==> flow/design.v <==
`timescale 1ns / 1ps
module rotr
    #(parameter BW = 64)
    (
        input [BW - 1:0] val,     
        input [5:0] n_1,          
        input [5:0] n_2,          
        output [BW - 1:0] out
    );
    assign out = ((val >> n_1) | (val << (BW - n_1))) ^ ((val >> n_2) | (val << (BW - n_2)));
endmodule
`timescale 1ns / 1ps
module round_counter (
    input clk,               
    input load,              
    input inc,               
    output reg [3:0] dout,   
    output reg done          
);
    always @(posedge clk) begin
        if (load) begin
            dout <= 0;        
            done <= 0;
        end
        else if (inc && !done) begin
            dout <= dout + 1;        
            if (dout == 4'd11)       
                done <= 1;
        end
    end
endmodule
`timescale 1ns / 1ps
module ascon_p_serial_multiround     
     #(parameter BW = 64) (
         input clk,
         input rstn,
         input en,                        
         input en_inc,                    
         input [2:0] slice_idx,           
         input [BW-1:0] slice_in,         
         output reg [BW-1:0] slice_out,   
         output done                      
     );
    reg [BW-1:0] state [0:4];
    wire [3:0] round;
    wire [BW*5 - 1:0] next_state_w;
    always @(posedge clk or negedge rstn) begin
        if (!rstn) begin
            state[0] <= 0; state[1] <= 0; state[2] <= 0;
            state[3] <= 0; state[4] <= 0;
        end else if (en) begin
            state[slice_idx] <= slice_in;
        end 
        else if (en_inc && !done) begin
            {state[0], state[1], state[2], state[3], state[4]} <= next_state_w;
        end
    end
    wire [BW-1:0] s_rc0, s_rc1, s_rc2, s_rc3, s_rc4;
    wire [BW-1:0] s_p1_0, s_p1_1, s_p1_2, s_p1_3, s_p1_4;
    wire [BW-1:0] t0, t1, t2, t3, t4;
    wire [BW-1:0] s_p2_0, s_p2_1, s_p2_2, s_p2_3, s_p2_4;
    wire [BW-1:0] s_sub_0, s_sub_1, s_sub_2, s_sub_3, s_sub_4;
    wire [BW-1:0] s_q0, s_q1, s_q2, s_q3, s_q4;
    wire [BW-1:0] s_ld_0, s_ld_1, s_ld_2, s_ld_3, s_ld_4;
    assign s_rc0 = state[0];
    assign s_rc1 = state[1];
    assign s_rc2 = state[2] ^ {{56'd0}, (8'd240 - 8'd15 * round)};  
    assign s_rc3 = state[3];
    assign s_rc4 = state[4];
    assign s_p1_0 = s_rc0 ^ s_rc4;
    assign s_p1_4 = s_rc4 ^ s_rc3;
    assign s_p1_2 = s_rc2 ^ s_rc1;
    assign s_p1_1 = s_rc1;
    assign s_p1_3 = s_rc3;
    assign t0 = (~s_p1_0) & s_p1_1;
    assign t1 = (~s_p1_1) & s_p1_2;
    assign t2 = (~s_p1_2) & s_p1_3;
    assign t3 = (~s_p1_3) & s_p1_4;
    assign t4 = (~s_p1_4) & s_p1_0;
    assign s_p2_0 = s_p1_0 ^ t1;
    assign s_p2_1 = s_p1_1 ^ t2;
    assign s_p2_2 = s_p1_2 ^ t3;
    assign s_p2_3 = s_p1_3 ^ t4;
    assign s_p2_4 = s_p1_4 ^ t0;
    assign s_sub_1 = s_p2_1 ^ s_p2_0;
    assign s_sub_0 = s_p2_0 ^ s_p2_4;
    assign s_sub_3 = s_p2_3 ^ s_p2_2;
    assign s_sub_2 = s_p2_2 ^ {BW{1'b1}};
    assign s_sub_4 = s_p2_4;
    assign s_ld_0 = s_sub_0 ^ s_q0;
    assign s_ld_1 = s_sub_1 ^ s_q1;
    assign s_ld_2 = s_sub_2 ^ s_q2;
    assign s_ld_3 = s_sub_3 ^ s_q3;
    assign s_ld_4 = s_sub_4 ^ s_q4;
    assign next_state_w = {s_ld_0, s_ld_1, s_ld_2, s_ld_3, s_ld_4};
    reg [BW-1:0] tmp_out;
    always @(*) begin
        case (slice_idx)
            3'd0: tmp_out = state[0];
            3'd1: tmp_out = state[1];
            3'd2: tmp_out = state[2];
            3'd3: tmp_out = state[3];
            3'd4: tmp_out = state[4];
            default: tmp_out = 0;
        endcase
    end
    always @(posedge clk or negedge rstn) begin
        if (!rstn)
            slice_out <= 'd0;
        else 
            slice_out <= tmp_out;
    end
    round_counter round_ctr (
        .clk(clk),
        .load(!rstn || en),    
        .inc(en_inc),
        .dout(round),
        .done(done)
    );
    rotr ROT0(.val(s_sub_0), .n_1(19), .n_2(28), .out(s_q0));
    rotr ROT1(.val(s_sub_1), .n_1(61), .n_2(39), .out(s_q1));
    rotr ROT2(.val(s_sub_2), .n_1(1),  .n_2(6),  .out(s_q2));
    rotr ROT3(.val(s_sub_3), .n_1(10), .n_2(17), .out(s_q3));
    rotr ROT4(.val(s_sub_4), .n_1(7),  .n_2(41), .out(s_q4));
endmodule
# ---- Step by step through the tools: ascon_p_serial_multiround
# Module ascon_p_serial_multiround before and after one edit of its RTL, step after step.
# "before" refers to lines of the RTL above, "after" to lines of the edited file.
# "change" is "after" less "before", of the values as shown.
# Operators carry their Yosys type and port widths (W data, S select, Z words).
# Library cell names are shortened.
# Not given: --
dict set report inputs {
  top {ascon_p_serial_multiround}
  clk_port {clk}
  lib {sky130hd}
  corner {tt_025C_1v80}
}

# ---- Edit of the RTL
# Unified diff, file above to edited file.
# A script made this edit. It changes what the design does and was not meant as an optimisation.
# begin of diff
@@ -122,4 +122,7 @@
     rotr ROT2(.val(s_sub_2), .n_1(1),  .n_2(6),  .out(s_q2));
     rotr ROT3(.val(s_sub_3), .n_1(10), .n_2(17), .out(s_q3));
-    rotr ROT4(.val(s_sub_4), .n_1(7),  .n_2(41), .out(s_q4));
+    wire [BW-1:0] s_q4_0, s_q4_1;
+    rotr ROT4(.val(s_sub_4), .n_1(7),  .n_2(41), .out(s_q4_0));
+    rotr ROT4_x (.val(~s_sub_4), .n_1(7), .n_2(41), .out(s_q4_1));
+    assign s_q4 = s_q4_0 ^ s_q4_1;
 endmodule
# end of diff

# ---- Word-level counts
# Yosys after proc, flatten, opt, wreduce and memory -nomap, before mapping. Print and check cells are not counted. Equal cells are merged and count once.
# element before after change
set word_totals {}
lappend word_totals {word_cells 92 97 5}
lappend word_totals {register_bits 389 389 0}
lappend word_totals {inputBits 71 71 0}
lappend word_totals {output_inout_bits 65 65 0}
# element before after change
set classes {}
lappend classes {muxes 16 16 0}
lappend classes {bitwise 43 48 5}
lappend classes {n_eq 10 10 0}
lappend classes {reduce_and_logical 12 12 0}
lappend classes {add_sub_neg 2 2 0}
lappend classes {mul 1 1 0}
# cell before after change
set op_table {}
lappend op_table {{$xor A64 B64 Y64} 21 23 2}
lappend op_table {{$not A64 Y64} 6 7 1}
lappend op_table {{$or A23 B64 Y64} 1 2 1}
lappend op_table {{$or A57 B64 Y64} 1 2 1}
lappend op_table {{$mux W64} 15 15 0}
lappend op_table {{$reduce_and A2 Y1} 6 6 0}
lappend op_table {{$and A64 B64 Y64} 5 5 0}
lappend op_table {{$ne A2 B1 Y1 const B} 5 5 0}
lappend op_table {{$eq A3 B2 Y1 const B} 2 2 0}
lappend op_table {{$logic_not A1 Y1} 2 2 0}
lappend op_table {{$add A4 B1 Y4 const B} 1 1 0}
lappend op_table {{$eq A3 B1 Y1 const B} 1 1 0}
lappend op_table {{$eq A3 B3 Y1 const B} 1 1 0}
lappend op_table {{$eq A4 B4 Y1 const B} 1 1 0}
lappend op_table {{$logic_and A1 B1 Y1} 1 1 0}
lappend op_table {{$logic_not A3 Y1} 1 1 0}
lappend op_table {{$logic_or A1 B1 Y1} 1 1 0}
lappend op_table {{$mul A4 B4 Y8 const A} 1 1 0}
lappend op_table {{$or A25 B64 Y64} 1 1 0}
lappend op_table {{$or A3 B64 Y64} 1 1 0}
lappend op_table {{$or A36 B64 Y64} 1 1 0}
lappend op_table {{$or A45 B64 Y64} 1 1 0}
lappend op_table {{$or A47 B64 Y64} 1 1 0}
lappend op_table {{$or A54 B64 Y64} 1 1 0}
lappend op_table {{$or A58 B64 Y64} 1 1 0}
lappend op_table {{$or A63 B64 Y64} 1 1 0}
lappend op_table {{$pmux W64 S5} 1 1 0}
lappend op_table {{$reduce_bool A2 Y1} 1 1 0}
# The list need not be complete.

# ---- Logic depth
# Longest topological path by Yosys (ltp), each cell counted once; first at word level (registers and memories cut), then after technology mapping (sequential cells cut; the memories' decode and read muxes count).
# element before after change
set logic_depth {}
lappend logic_depth {ltp_word 13 13 0}
lappend logic_depth {ABC_AREA 0 0 --}
lappend logic_depth {depth_mapped 18 18 0}
lappend logic_depth {depth_no_buf 18 18 0}

# ---- After synthesis
# Source: synth_stat.txt of the flow (Yosys; design flattened, memories mapped). It holds for the ABC_AREA given above (unset counts as 0); a run with the other value may have another netlist.
# element before after change
set mapped {}
lappend mapped {seqArea_mm2 0.0097093 0.0097093 0.0000000}
lappend mapped {synth_area_mm2 0.0326275 0.0328966 0.0002691}
lappend mapped {buffers 173 166 -7}
lappend mapped {flip_flops 389 389 0}
lappend mapped {stdcells 3699 3454 -245}
# cell before after change
set by_type {}
lappend by_type {xnor2_1 856 559 -297}
lappend by_type {o21ai_0 293 81 -212}
lappend by_type {xor2_1 301 130 -171}
lappend by_type {nor2_1 176 310 134}
lappend by_type {xnor3_1 1 128 127}
lappend by_type {o211ai_1 164 55 -109}
lappend by_type {xnor2_2 8 77 69}
lappend by_type {o31ai_1 0 60 60}
lappend by_type {mux2i_1 103 161 58}
lappend by_type {o21a_1 128 72 -56}
lappend by_type {a31oi_1 24 73 49}
lappend by_type {nor2b_1 4 32 28}
lappend by_type {clkbuf_1 121 99 -22}
lappend by_type {nand2_1 378 396 18}
lappend by_type {nand2b_1 84 67 -17}
lappend by_type {o21ai_1 1 18 17}
lappend by_type {buf_2 27 43 16}
lappend by_type {a221oi_1 1 17 16}
# The list need not be complete.
# By module: a second synthesis without flattening, with its own total; a netlist apart from the flattened one above.
# element before after change
set unflattened {}
lappend unflattened {hier_cells 14934 17432 2498}
lappend unflattened {hier_area_mm2 0.1278251 0.1483598 0.0205347}
# Each row is one instance without its submodules.
# module n_cells n_inst area_mm2 mod_seq_area_mm2
set by_module_before {}
lappend by_module_before {rotr 2371 5 0.0198065 0}
lappend by_module_before {ascon_p_serial_multiround 3058 1 0.0285762 0.0096092}
lappend by_module_before {round_counter 21 1 0.0002165 0.0001001}
# module n_cells n_inst area_mm2 mod_seq_area_mm2
set by_module_after {}
lappend by_module_after {rotr 2371 6 0.0198065 0}
lappend by_module_after {ascon_p_serial_multiround 3185 1 0.0293044 0.0096092}
lappend by_module_after {round_counter 21 1 0.0002165 0.0001001}

# ---- Path before layout
# Source: OpenSTA report_checks on the synthesized netlist (no wires, ideal clock, input and output delay 20% of the period each), path of least setup slack; recovery checks are left aside. Register names are those of the netlist, which keeps one name where synthesis merged equal registers.
# element before after change
set synth_path {}
lappend synth_path {kind {flip-flop to flip-flop} {flip-flop to flip-flop} --}
lappend synth_path {from {register round_ctr.dout[2]} {register round_ctr.dout[2]} --}
lappend synth_path {to {register state[3][53]} {register state[3][6]} --}
lappend synth_path {tclk_ns 4.2 4.2 0.0}
lappend synth_path {path_delay_ns 4.167 3.996 -0.171}
lappend synth_path {setup_slack_ns 0.033 0.205 0.172}
lappend synth_path {arrival_ns 4.034 3.860 -0.174}
lappend synth_path {setup_time_ns 0.133 0.136 0.003}
lappend synth_path {n_path_buf 0 0 0}
lappend synth_path {stages 18 17 -1}
lappend synth_path {required_time_ns 4.067 4.064 -0.003}
lappend synth_path {launch_ns 0.000 0.000 0.000}
lappend synth_path {synth_period_reached_ns 4.167 3.995 -0.172}
# "path_delay_ns" is the arrival time less input delay plus setup time.
# "stages": output pins that drive a net of the path, with the launching flip-flop's if there is one; two outputs of one cell count as two.
# "synth_period_reached_ns" is the clock period less the worst setup slack; recovery checks do not enter. This is arithmetic on one report: input and output delays are still those of the set period (20% each).
# The rows between start and end are the longest chain of elaborated cells between them; the timing report does not say that the signal goes this way. Where chains are equally long, one stands for them.
# Each line given opens the expression or statement behind the cell; cells for indexed reads and writes are added by Yosys, which also makes memories of some case tables.
dict set report synth_between_before {
  cell_sequence {dfxtp_1 -> inv_1 -> fa_1 -> fa_1 -> inv_1 -> ha_1 -> inv_1 -> ha_1 -> a21o_1 -> a21oi_1 -> xnor2_1 -> ha_1 -> xnor2_1 -> xnor2_1 -> xor2_1 -> xnor2_1 -> o21ai_0 -> o21ai_0}
  elab_chain_len 11
  cone_cells 11
  lines_between 8
  cone_classes {add/sub (1); mul (1); mux (2); logic (7)}
}
# element line_no
set synth_rtl_before {}
lappend synth_rtl_before {{start: declaration} 17} ;# output reg [3:0] dout,
lappend synth_rtl_before {{start: assignment} 22} ;# dout <= 0;
lappend synth_rtl_before {{start: assignment} 26} ;# dout <= dout + 1;
lappend synth_rtl_before {{$mul A4 B4 Y8} 67} ;# assign s_rc2 = state[2] ^ {{56'd0}, (8'd240 - 8'd15 * round)};
lappend synth_rtl_before {{$sub A8 B8 Y8} 67}
lappend synth_rtl_before {{$xor A64 B8 Y64} 67}
lappend synth_rtl_before {{$xor A64 B64 Y64} 72} ;# assign s_p1_2 = s_rc2 ^ s_rc1;
lappend synth_rtl_before {{$xor A64 B64 Y64} 82} ;# assign s_p2_2 = s_p1_2 ^ t3;
lappend synth_rtl_before {{$xor A64 B64 Y64} 87} ;# assign s_sub_3 = s_p2_3 ^ s_p2_2;
lappend synth_rtl_before {{$or A47 B64 Y64} 10} ;# assign out = ((val >> n_1) | (val << (BW - n_1))) ^ ((val >> n_2) | (val << (BW - n_2)));
lappend synth_rtl_before {{$xor A64 B64 Y64} 10}
lappend synth_rtl_before {{$xor A64 B64 Y64} 93} ;# assign s_ld_3 = s_sub_3 ^ s_q3;
lappend synth_rtl_before {{$mux W64} 54} ;# else if (en_inc && !done) begin
lappend synth_rtl_before {{$mux W64} 51} ;# end else if (en) begin
lappend synth_rtl_before {{end: assignment} 50} ;# state[3] <= 0; state[4] <= 0;
lappend synth_rtl_before {{end: assignment} 52} ;# state[slice_idx] <= slice_in;
lappend synth_rtl_before {{end: declaration} 44} ;# reg [BW-1:0] state [0:4];
dict set report synth_between_after {
  cell_sequence {dfxtp_1 -> inv_1 -> fa_1 -> ha_1 -> inv_1 -> ha_1 -> ha_1 -> or3_1 -> o22ai_1 -> xnor2_1 -> inv_1 -> ha_1 -> xnor2_1 -> xnor2_1 -> xnor3_1 -> mux2i_1 -> o21ai_0}
  elab_chain_len 9
  cone_cells 9
  lines_between 7
  cone_classes {add/sub (1); mul (1); mux (2); logic (5)}
}
# element line_no
set synth_rtl_after {}
lappend synth_rtl_after {{start: declaration} 17} ;# output reg [3:0] dout,
lappend synth_rtl_after {{start: assignment} 22} ;# dout <= 0;
lappend synth_rtl_after {{start: assignment} 26} ;# dout <= dout + 1;
lappend synth_rtl_after {{$mul A4 B4 Y8} 67} ;# assign s_rc2 = state[2] ^ {{56'd0}, (8'd240 - 8'd15 * round)};
lappend synth_rtl_after {{$sub A8 B8 Y8} 67}
lappend synth_rtl_after {{$xor A64 B8 Y64} 67}
lappend synth_rtl_after {{$xor A64 B64 Y64} 72} ;# assign s_p1_2 = s_rc2 ^ s_rc1;
lappend synth_rtl_after {{$xor A64 B64 Y64} 82} ;# assign s_p2_2 = s_p1_2 ^ t3;
lappend synth_rtl_after {{$xor A64 B64 Y64} 87} ;# assign s_sub_3 = s_p2_3 ^ s_p2_2;
lappend synth_rtl_after {{$xor A64 B64 Y64} 93} ;# assign s_ld_3 = s_sub_3 ^ s_q3;
lappend synth_rtl_after {{$mux W64} 54} ;# else if (en_inc && !done) begin
lappend synth_rtl_after {{$mux W64} 51} ;# end else if (en) begin
lappend synth_rtl_after {{end: assignment} 50} ;# state[3] <= 0; state[4] <= 0;
lappend synth_rtl_after {{end: assignment} 52} ;# state[slice_idx] <= slice_in;
lappend synth_rtl_after {{end: declaration} 44} ;# reg [BW-1:0] state [0:4];

# ---- Worst path after layout
# Path of least setup slack in the final report of the runs of pair 1 (OpenROAD, finished layout, wires in). Where an end is a register, its clock arrival counts in the times.
# element before after change
set layout_path {}
lappend layout_path {kind {flip-flop to flip-flop} {flip-flop to flip-flop} --}
lappend layout_path {from {register round_ctr.dout[1]} {register round_ctr.dout[2]} --}
lappend layout_path {to {register state[3][51]} {register state[3][53]} --}
lappend layout_path {arrival_ns 4.39 4.35 -0.04}
lappend layout_path {tclk_ns 4.09 4.09 0.00}
lappend layout_path {n_path_buf 3 1 -2}
lappend layout_path {required_time_ns 4.57 4.55 -0.02}
lappend layout_path {setup_slack_ns 0.17 0.20 0.03}
lappend layout_path {launch_ns 0.62 0.61 -0.01}
lappend layout_path {setup_time_ns 0.14 0.15 0.01}
lappend layout_path {stages 18 18 0}
# The rows between start and end are the longest chain of elaborated cells between them; the timing report does not say that the signal goes this way. Where chains are equally long, one stands for them.
dict set report layout_between_before {
  cell_sequence {dfxtp_2 -> buf_4 -> ha_1 -> fa_1 -> inv_1 -> ha_1 -> fa_2 -> buf_4 -> xnor2_1 -> buf_4 -> xnor2_2 -> ha_1 -> xor2_2 -> xor2_2 -> xor2_1 -> xnor2_1 -> o21ai_1 -> o21ai_1}
  elab_chain_len 11
  cone_cells 11
  lines_between 8
  cone_classes {add/sub (1); mul (1); mux (2); logic (7)}
}
# element line_no
set layout_rtl_before {}
lappend layout_rtl_before {{start: declaration} 17} ;# output reg [3:0] dout,
lappend layout_rtl_before {{start: assignment} 22} ;# dout <= 0;
lappend layout_rtl_before {{start: assignment} 26} ;# dout <= dout + 1;
lappend layout_rtl_before {{$mul A4 B4 Y8} 67} ;# assign s_rc2 = state[2] ^ {{56'd0}, (8'd240 - 8'd15 * round)};
lappend layout_rtl_before {{$sub A8 B8 Y8} 67}
lappend layout_rtl_before {{$xor A64 B8 Y64} 67}
lappend layout_rtl_before {{$xor A64 B64 Y64} 72} ;# assign s_p1_2 = s_rc2 ^ s_rc1;
lappend layout_rtl_before {{$xor A64 B64 Y64} 82} ;# assign s_p2_2 = s_p1_2 ^ t3;
lappend layout_rtl_before {{$xor A64 B64 Y64} 87} ;# assign s_sub_3 = s_p2_3 ^ s_p2_2;
lappend layout_rtl_before {{$or A47 B64 Y64} 10} ;# assign out = ((val >> n_1) | (val << (BW - n_1))) ^ ((val >> n_2) | (val << (BW - n_2)));
lappend layout_rtl_before {{$xor A64 B64 Y64} 10}
lappend layout_rtl_before {{$xor A64 B64 Y64} 93} ;# assign s_ld_3 = s_sub_3 ^ s_q3;
lappend layout_rtl_before {{$mux W64} 54} ;# else if (en_inc && !done) begin
lappend layout_rtl_before {{$mux W64} 51} ;# end else if (en) begin
lappend layout_rtl_before {{end: assignment} 50} ;# state[3] <= 0; state[4] <= 0;
lappend layout_rtl_before {{end: assignment} 52} ;# state[slice_idx] <= slice_in;
lappend layout_rtl_before {{end: declaration} 44} ;# reg [BW-1:0] state [0:4];
dict set report layout_between_after {
  cell_sequence {dfxtp_1 -> inv_1 -> fa_1 -> ha_1 -> inv_1 -> ha_1 -> ha_2 -> or3_1 -> o22ai_2 -> xnor2_2 -> inv_1 -> ha_4 -> xnor2_2 -> xnor2_1 -> buf_4 -> xnor3_1 -> nor2_1 -> o31ai_1}
  elab_chain_len 11
  cone_cells 11
  lines_between 8
  cone_classes {add/sub (1); mul (1); mux (2); logic (7)}
}
# element line_no
set layout_rtl_after {}
lappend layout_rtl_after {{start: declaration} 17} ;# output reg [3:0] dout,
lappend layout_rtl_after {{start: assignment} 22} ;# dout <= 0;
lappend layout_rtl_after {{start: assignment} 26} ;# dout <= dout + 1;
lappend layout_rtl_after {{$mul A4 B4 Y8} 67} ;# assign s_rc2 = state[2] ^ {{56'd0}, (8'd240 - 8'd15 * round)};
lappend layout_rtl_after {{$sub A8 B8 Y8} 67}
lappend layout_rtl_after {{$xor A64 B8 Y64} 67}
lappend layout_rtl_after {{$xor A64 B64 Y64} 72} ;# assign s_p1_2 = s_rc2 ^ s_rc1;
lappend layout_rtl_after {{$xor A64 B64 Y64} 82} ;# assign s_p2_2 = s_p1_2 ^ t3;
lappend layout_rtl_after {{$xor A64 B64 Y64} 87} ;# assign s_sub_3 = s_p2_3 ^ s_p2_2;
lappend layout_rtl_after {{$or A47 B64 Y64} 10} ;# assign out = ((val >> n_1) | (val << (BW - n_1))) ^ ((val >> n_2) | (val << (BW - n_2)));
lappend layout_rtl_after {{$xor A64 B64 Y64} 10}
lappend layout_rtl_after {{$xor A64 B64 Y64} 93} ;# assign s_ld_3 = s_sub_3 ^ s_q3;
lappend layout_rtl_after {{$mux W64} 54} ;# else if (en_inc && !done) begin
lappend layout_rtl_after {{$mux W64} 51} ;# end else if (en) begin
lappend layout_rtl_after {{end: assignment} 50} ;# state[3] <= 0; state[4] <= 0;
lappend layout_rtl_after {{end: assignment} 52} ;# state[slice_idx] <= slice_in;
lappend layout_rtl_after {{end: declaration} 44} ;# reg [BW-1:0] state [0:4];

# ---- Layout results
# Runs of the flow (Yosys, OpenROAD) on both versions; the two runs of a pair have the same settings. The constraints put input and output delay at 20% of the set period each and load the outputs with 0.01 pF.
dict set report flow_settings_pair_1 {
  CORE_UTILIZATION 40
  period_ns 4.09
  CAP_MARGIN 20
  CORE_MARGIN 2
  SLEW_MARGIN 20
}
# element before after change
set measured_pair_1 {}
lappend measured_pair_1 {tns_ns 0.000 0.000 0.000}
lappend measured_pair_1 {layout_stdcell_area_mm2 0.0384619 0.0376111 -0.0008508}
lappend measured_pair_1 {setup_ws_ns 0.174 0.202 0.028}
lappend measured_pair_1 {die_area_mm2 0.0838682 0.0845501 0.0006819}
lappend measured_pair_1 {final_util_pct 47.7 46.0 -1.7}
lappend measured_pair_1 {period_less_ws_ns 3.916 3.888 -0.028}
lappend measured_pair_1 {post_synth_area_mm2 0.0326275 0.0328966 0.0002691}
dict set report flow_settings_pair_2 {
  ABC_AREA 1
  CAP_MARGIN 10
  CELL_PAD_IN_SITES_DETAIL_PLACEMENT 1
  CORE_MARGIN 8
  CORE_UTILIZATION 29
  CTS_CLUSTER_SIZE 22
  GPL_TIMING_DRIVEN 0
  MAX_ROUTING_LAYER {met4}
  PLACE_DENSITY 0.55
  SETUP_SLACK_MARGIN 0.9
  period_ns 4.49
  SLEW_MARGIN 20
}
# element before after change
set measured_pair_2 {}
lappend measured_pair_2 {tns_ns 0.000 0.000 0.000}
lappend measured_pair_2 {layout_stdcell_area_mm2 0.0451083 0.0415061 -0.0036022}
lappend measured_pair_2 {setup_ws_ns 0.301 0.649 0.348}
lappend measured_pair_2 {die_area_mm2 0.135689 0.130874 -0.004815}
lappend measured_pair_2 {final_util_pct 36.5 34.8 -1.7}
lappend measured_pair_2 {period_less_ws_ns 4.189 3.841 -0.348}
lappend measured_pair_2 {post_synth_area_mm2 0.0360058 0.0346708 -0.0013350}
# By "period_less_ws_ns" is meant the clock period of the run minus its worst setup slack. This is arithmetic on one report: input and output delays are still those of the set period (20% each).
